==> flow/design.v <==
module ALU(
    clk,
    rst_n,
    valid,
    ready,
    mode,
    in_A,
    in_B,
    out
);
    input         clk, rst_n;
    input         valid;
    input  [1:0]  mode;  
    output        ready;
    input  [31:0] in_A, in_B;
    output [63:0] out;
    parameter IDLE = 3'd0;
    parameter MUL  = 3'd1;
    parameter DIV  = 3'd2;
    parameter AND  = 3'd3;
    parameter AVG  = 3'd4;
    parameter OUT  = 3'd5;
    reg  [ 2:0] state, state_nxt;
    reg  [ 4:0] counter, counter_nxt;
    reg  [64:0] shreg, shreg_nxt;  
    reg  [31:0] alu_in, alu_in_nxt;
    reg  [32:0] alu_out;
    reg         ready_;
    assign ready = ready_;
    assign out = shreg[63:0];
    always @(*) begin
        case(state)
            IDLE: begin
                if (valid) 
                    case (mode)
                        0 : state_nxt = MUL;
                        1 : state_nxt = DIV;
                        2 : state_nxt = AND;
                        3 : state_nxt = AVG;
                    endcase
                else state_nxt = IDLE;
            end
            MUL : state_nxt = (counter != 31) ? MUL : OUT;
            DIV : state_nxt = (counter != 31) ? DIV : OUT;
            AND : state_nxt = OUT;
            AVG : state_nxt = OUT;
            OUT : state_nxt = IDLE;
            default : state_nxt = IDLE;
        endcase
    end
    always @(*) begin
        if ((state == MUL) || (state == DIV)) counter_nxt = counter + 1; 
        else                                  counter_nxt = 0;
    end
    always @(*) begin
        case(state)
            IDLE: begin
                if (valid) alu_in_nxt = in_B;
                else       alu_in_nxt = 0;
            end
            OUT : alu_in_nxt = 0;
            default: alu_in_nxt = alu_in;
        endcase
    end
    always @(*) begin
        case (state)
            MUL : begin
                if (shreg[0]) alu_out = shreg[63:32] + alu_in;
                else          alu_out = shreg[63:32];
            end
            DIV : alu_out = shreg[64:32] - {1'b0, alu_in};
            AND : alu_out = shreg[31:0] & alu_in;
            AVG : alu_out = (shreg[31:0] + alu_in) >> 1;
            default alu_out = 0;
        endcase
    end
    always @(*) begin
        case (state)
            IDLE: begin
                if (valid) begin
                    shreg_nxt = {33'b0, in_A};
                    if (state_nxt == DIV) shreg_nxt = shreg_nxt << 1;                 
                end
                else shreg_nxt = 0;
            end
            MUL : shreg_nxt = {1'b0, alu_out, shreg[31:1]};
            DIV : begin
                if (shreg[64:32] < {1'b0, alu_in}) shreg_nxt = shreg << 1;
                else                      shreg_nxt = {alu_out[31:0], shreg[31:0], 1'b1};
                if (counter == 31) shreg_nxt = {1'b0, shreg_nxt[64:33], shreg_nxt[31:0]};
            end
            AND : shreg_nxt = {32'b0, alu_out};
            AVG : shreg_nxt = {32'b0, alu_out};
            OUT : shreg_nxt = 0;
            default : shreg_nxt = 0;
        endcase
    end
    always @(posedge clk or negedge rst_n) begin
        if (!rst_n) begin
            state   <= IDLE;
            counter <= 0;
            shreg   <= 0;
            alu_in  <= 0;
            ready_  <= 0;
        end
        else begin
            state   <= state_nxt;
            counter <= counter_nxt;
            shreg   <= shreg_nxt;
            alu_in  <= alu_in_nxt;
            ready_  <= (state_nxt == OUT) ? 1 : 0;
        end
    end
endmodule
Appendix: tool output

* From RTL to reports: ALU
Each step is given for the RTL above and for the edited RTL.
"before" refers to lines of the RTL above, "after" to lines of the edited file.
"change" is "after" less "before", of the values as shown.
Cell names lack the library's common part.
Not given: --
- Top module :: ALU
- Clock :: clk
- Standard-cell library :: sky130hd
- Library corner :: tt_025C_1v80

* Edit of the RTL
The edit as a unified diff against the file above.
The edit is scripted: it alters the design's behaviour and was not made to optimise anything.
#+begin_src diff
@@ -71,5 +71,5 @@
             DIV : alu_out = shreg[64:32] - {1'b0, alu_in};
             AND : alu_out = shreg[31:0] & alu_in;
-            AVG : alu_out = (shreg[31:0] + alu_in) >> 1;
+            AVG : alu_out = (shreg[31:0] ^ alu_in) >> 1;
             default alu_out = 0;
         endcase
#+end_src

* Word level
Yosys after proc, flatten, opt, wreduce and memory -nomap, before mapping. Memory bits, and registers merged into a memory's read port (data or address), are not among the register bits. Print and check cells are not counted. Equal cells are merged and count once.
** Storage and ports
- register bits after elaboration :: before 106, after 106, change 0
- input port bits :: before 69, after 69, change 0
- output and inout port bits :: before 65, after 65, change 0
** Cells by class
- add/subtract/negate cells :: before 4, after 3, change -1
- $lt $le $gt $ge :: before 1, after 1, change 0
- equality and inequality tests :: before 12, after 12, change 0
- muxes and demuxes :: before 16, after 16, change 0
- bitwise gates (word level) :: before 1, after 2, change +1
- reductions and logical operators :: before 5, after 5, change 0
** Operators by type and width
- 32-bit by 32-bit adder with 33-bit output :: before 2, after 1, change -1
- 32-bit bitwise XOR :: before 0, after 1, change +1
Unchanged operator kinds not shown: 26.

* Depth
Depth = most cells in a row (Yosys ltp): at word level without a register or memory, in the mapped netlist without a sequential cell, where the memories' decode and read muxes count.
** Logic depth
- word-level depth :: before 8, after 8, change 0
- ABC_AREA :: before 0, after 0
- mapped depth :: before 15, after 14, change -1
- depth with buffers taken out :: before 13, after 13, change 0

* Mapped cells and area
Yosys stat after the flow's synthesis: flattened, memories mapped to cells. It holds for the ABC_AREA given above (unset counts as 0); a run with the other value may have another netlist.
** Mapped netlist
- cells in the netlist :: before 1536, after 1379, change -157
- synthesis area (um^2) :: before 12214.2, after 11354.6, change -859.6
- area of sequential cells (um^2) :: before 2728.9, after 2728.9, change 0.0
- flip-flops :: before 109, after 109, change 0
** Cells by type
- nand2_1 :: before 143, after 90, change -53
- a21oi_1 :: before 117, after 77, change -40
- clkbuf_1 :: before 86, after 55, change -31
- xnor2_1 :: before 48, after 26, change -22
- buf_2 :: before 5, after 23, change +18
- xor2_1 :: before 16, after 4, change -12
- o21ai_0 :: before 91, after 80, change -11
- and3_1 :: before 18, after 7, change -11
- mux2i_1 :: before 32, after 22, change -10
- mux2_2 :: before 37, after 28, change -9
- a21o_1 :: before 28, after 19, change -9
- nand2b_1 :: before 18, after 9, change -9
- o211ai_1 :: before 11, after 20, change +9
- a222oi_1 :: before 39, after 31, change -8
- a22oi_1 :: before 7, after 15, change +8
- buf_4 :: before 64, after 71, change +7
- nand3_1 :: before 29, after 36, change +7
- o21a_1 :: before 9, after 16, change +7
Unchanged cell types not shown: 15.
Not every row of either side is listed.

* Timing after synthesis
OpenSTA on the mapped netlist: ideal clock, no wires. The path of least setup slack (recovery checks aside). Input and output delay are each 20% of the period. Register names are those of the netlist, which keeps one name where synthesis merged equal registers.
** Timing path post-synthesis
- path type :: before in2reg, after in2reg
- start :: before input port valid, after input port valid
- end :: before register shreg[22], after register shreg[10]
- period (ps) :: before 10000, after 10000, change 0
- external input delay (ps) :: before 2000, after 2000, change 0
- launch time at the first pin (ps) :: before 2000, after 2000, change 0
- arrival time (ps) :: before 4273, after 3901, change -372
- required time (ps) :: before 9860, after 9862, change +2
- path slack (ps) :: before 5586, after 5960, change +374
- path delay (ps) :: before 2413, after 2039, change -374
- stages :: before 9, after 8, change -1
- buffers on the path :: before 2, after 1, change -1
- synthesis period reached (ps) :: before 4414, after 4040, change -374
"path delay" is the arrival time less input delay plus setup time.
"stages" counts driving pins, that of a launching flip-flop among them; a cell with two outputs on the path counts twice.
"synthesis period reached" is the clock period less the worst setup slack; recovery checks do not enter. This is arithmetic on one report: input and output delays are still those of the set period (20% each).
Between the ends stands the longest chain of elaborated cells between them, by number of cells; it is not shown to be the way that was timed. Of several equally long chains one is given.
A line is the first line of the expression or statement that the cell stems from. Yosys adds cells for indexed reads and writes and turns some case tables into memories.
On the way, post-synthesis, before:
- Path through :: and2_1 clkbuf_1 and3_1 or2_2 nor3_1 clkbuf_1 mux2_2 a222oi_1 o21ai_0
- Length of the longest elaborated chain :: 6
- Elaborated cells between the ends (all ways) :: 6
- RTL lines with such cells :: 5
- Classes of those cells :: eq/ne (1); mux (5)
** RTL lines, path post-synthesis, before
- from (decl) :: line 12 : input         valid;
- 3-bit two-way mux :: line 34 : if (valid)
- 3-bit parallel mux with 4-bit select :: line 32 : case(state)
- 3-bit by 2-bit == test with 1-bit output :: line 82 : if (state_nxt == DIV) shreg_nxt = shreg_nxt << 1;
- 33-bit two-way mux :: line 82
- 33-bit two-way mux :: line 80 : if (valid) begin
- 65-bit parallel mux with 4-bit select :: line 78 : case (state)
- to (assign) :: line 102 : shreg   <= 0;
- to (assign) :: line 109 : shreg   <= shreg_nxt;
- to (decl) :: line 25 : reg  [64:0] shreg, shreg_nxt;
On the way, post-synthesis, after:
- Path through :: nand2_1 nor2_1 or4_1 nor3_2 buf_2 mux2_2 a222oi_1 o21ai_0
- Length of the longest elaborated chain :: 6
- Elaborated cells between the ends (all ways) :: 6
- RTL lines with such cells :: 5
- Classes of those cells :: eq/ne (1); mux (5)
** RTL lines, path post-synthesis, after
- from (decl) :: line 12 : input         valid;
- 3-bit two-way mux :: line 34 : if (valid)
- 3-bit parallel mux with 4-bit select :: line 32 : case(state)
- 3-bit by 2-bit == test with 1-bit output :: line 82 : if (state_nxt == DIV) shreg_nxt = shreg_nxt << 1;
- 33-bit two-way mux :: line 82
- 33-bit two-way mux :: line 80 : if (valid) begin
- 65-bit parallel mux with 4-bit select :: line 78 : case (state)
- to (assign) :: line 102 : shreg   <= 0;
- to (assign) :: line 109 : shreg   <= shreg_nxt;
- to (decl) :: line 25 : reg  [64:0] shreg, shreg_nxt;

* Worst path after layout
From the final timing report of each run of set A: the path of least setup slack in the routed layout; clock arrival at registers is part of the times.
The path's times are printed in steps of 10 ps; the period is the one set.
** Timing path after layout
- path type :: before in2reg, after in2reg
- start :: before input port valid, after input port valid
- end :: before register shreg[8], after register shreg[10]
- period (ps) :: before 10000, after 10000, change 0
- external input delay (ps) :: before 2000, after 2000, change 0
- launch time at the first pin (ps) :: before 2000, after 2000, change 0
- arrival time (ps) :: before 5350, after 5030, change -320
- required time (ps) :: before 10220, after 10210, change -10
- path slack (ps) :: before 4870, after 5180, change +310
- stages :: before 11, after 10, change -1
- buffers on the path :: before 3, after 2, change -1
Between the ends stands the longest chain of elaborated cells between them, by number of cells; it is not shown to be the way that was timed. Of several equally long chains one is given.
On the way, after layout, before:
- Path through :: clkdlybuf4s50_1 and2_1 buf_4 nand2_1 o21ai_0 nor2_1 nor3_2 buf_4 mux2_2 a222oi_1 o21ai_0
- Length of the longest elaborated chain :: 6
- Elaborated cells between the ends (all ways) :: 6
- RTL lines with such cells :: 5
- Classes of those cells :: eq/ne (1); mux (5)
** RTL lines, path after layout, before
- from (decl) :: line 12 : input         valid;
- 3-bit two-way mux :: line 34 : if (valid)
- 3-bit parallel mux with 4-bit select :: line 32 : case(state)
- 3-bit by 2-bit == test with 1-bit output :: line 82 : if (state_nxt == DIV) shreg_nxt = shreg_nxt << 1;
- 33-bit two-way mux :: line 82
- 33-bit two-way mux :: line 80 : if (valid) begin
- 65-bit parallel mux with 4-bit select :: line 78 : case (state)
- to (assign) :: line 102 : shreg   <= 0;
- to (assign) :: line 109 : shreg   <= shreg_nxt;
- to (decl) :: line 25 : reg  [64:0] shreg, shreg_nxt;
On the way, after layout, after:
- Path through :: clkdlybuf4s50_1 and2_2 nand2_1 o21ai_0 nor2_1 nor3_4 buf_4 mux2_2 a222oi_1 o21ai_0
- Length of the longest elaborated chain :: 6
- Elaborated cells between the ends (all ways) :: 6
- RTL lines with such cells :: 5
- Classes of those cells :: eq/ne (1); mux (5)
** RTL lines, path after layout, after
- from (decl) :: line 12 : input         valid;
- 3-bit two-way mux :: line 34 : if (valid)
- 3-bit parallel mux with 4-bit select :: line 32 : case(state)
- 3-bit by 2-bit == test with 1-bit output :: line 82 : if (state_nxt == DIV) shreg_nxt = shreg_nxt << 1;
- 33-bit two-way mux :: line 82
- 33-bit two-way mux :: line 80 : if (valid) begin
- 65-bit parallel mux with 4-bit select :: line 78 : case (state)
- to (assign) :: line 102 : shreg   <= 0;
- to (assign) :: line 109 : shreg   <= shreg_nxt;
- to (decl) :: line 25 : reg  [64:0] shreg, shreg_nxt;

* Layout results
Runs of the flow (Yosys, OpenROAD) on both versions; the two runs of a pair have the same settings. The constraints put input and output delay at 20% of the set period each and load the outputs with 0.01 pF.
Settings, set A:
- period_ns :: 10.0
- CAP_MARGIN :: 20
- CORE_MARGIN :: 2
- CORE_UTILIZATION :: 40
- SLEW_MARGIN :: 20
** Measured results, set A
- mapped cell area after synthesis (um^2) :: before 12214.2, after 11354.6, change -859.6
- full die area (um^2) :: before 31949.8, after 29751.1, change -2198.7
- std-cell area (final layout) (um^2) :: before 13689.4, after 12712.2, change -977.2
- utilization of the finished layout :: before 0.458, after 0.456, change -0.002
- worst setup slack after layout (ps) :: before 4875, after 5175, change +300
- total negative setup slack (ps) :: before 0, after 0, change 0
- lowest hold slack (ps) :: before 463, after 465, change +2
- period achieved (ps) :: before 5125, after 4825, change -300
Settings, set B:
- CELL_PAD_IN_SITES_DETAIL_PLACEMENT :: 0
- CELL_PAD_IN_SITES_GLOBAL_PLACEMENT :: 1
- CORE_MARGIN :: 5
- CORE_UTILIZATION :: 16
- GPL_ROUTABILITY_DRIVEN :: 1
- MAX_ROUTING_LAYER :: met5
- MIN_ROUTING_LAYER :: met1
- SETUP_SLACK_MARGIN :: -0.49
- period_ns :: 5.22
- CAP_MARGIN :: 20
- SLEW_MARGIN :: 20
** Measured results, set B
- mapped cell area after synthesis (um^2) :: before 12214.2, after 11354.6, change -859.6
- full die area (um^2) :: before 81964.8, after 76394.2, change -5570.6
- std-cell area (final layout) (um^2) :: before 14551.5, after 13476.7, change -1074.8
- utilization of the finished layout :: before 0.192, after 0.192, change 0.000
- worst setup slack after layout (ps) :: before 900, after 926, change +26
- total negative setup slack (ps) :: before 0, after 0, change 0
- lowest hold slack (ps) :: before 463, after 461, change -2
- period achieved (ps) :: before 4320, after 4294, change -26
"period achieved" means the clock period less the worst setup slack. The figure is calculated, with input and output delays left at 20% of the set period.
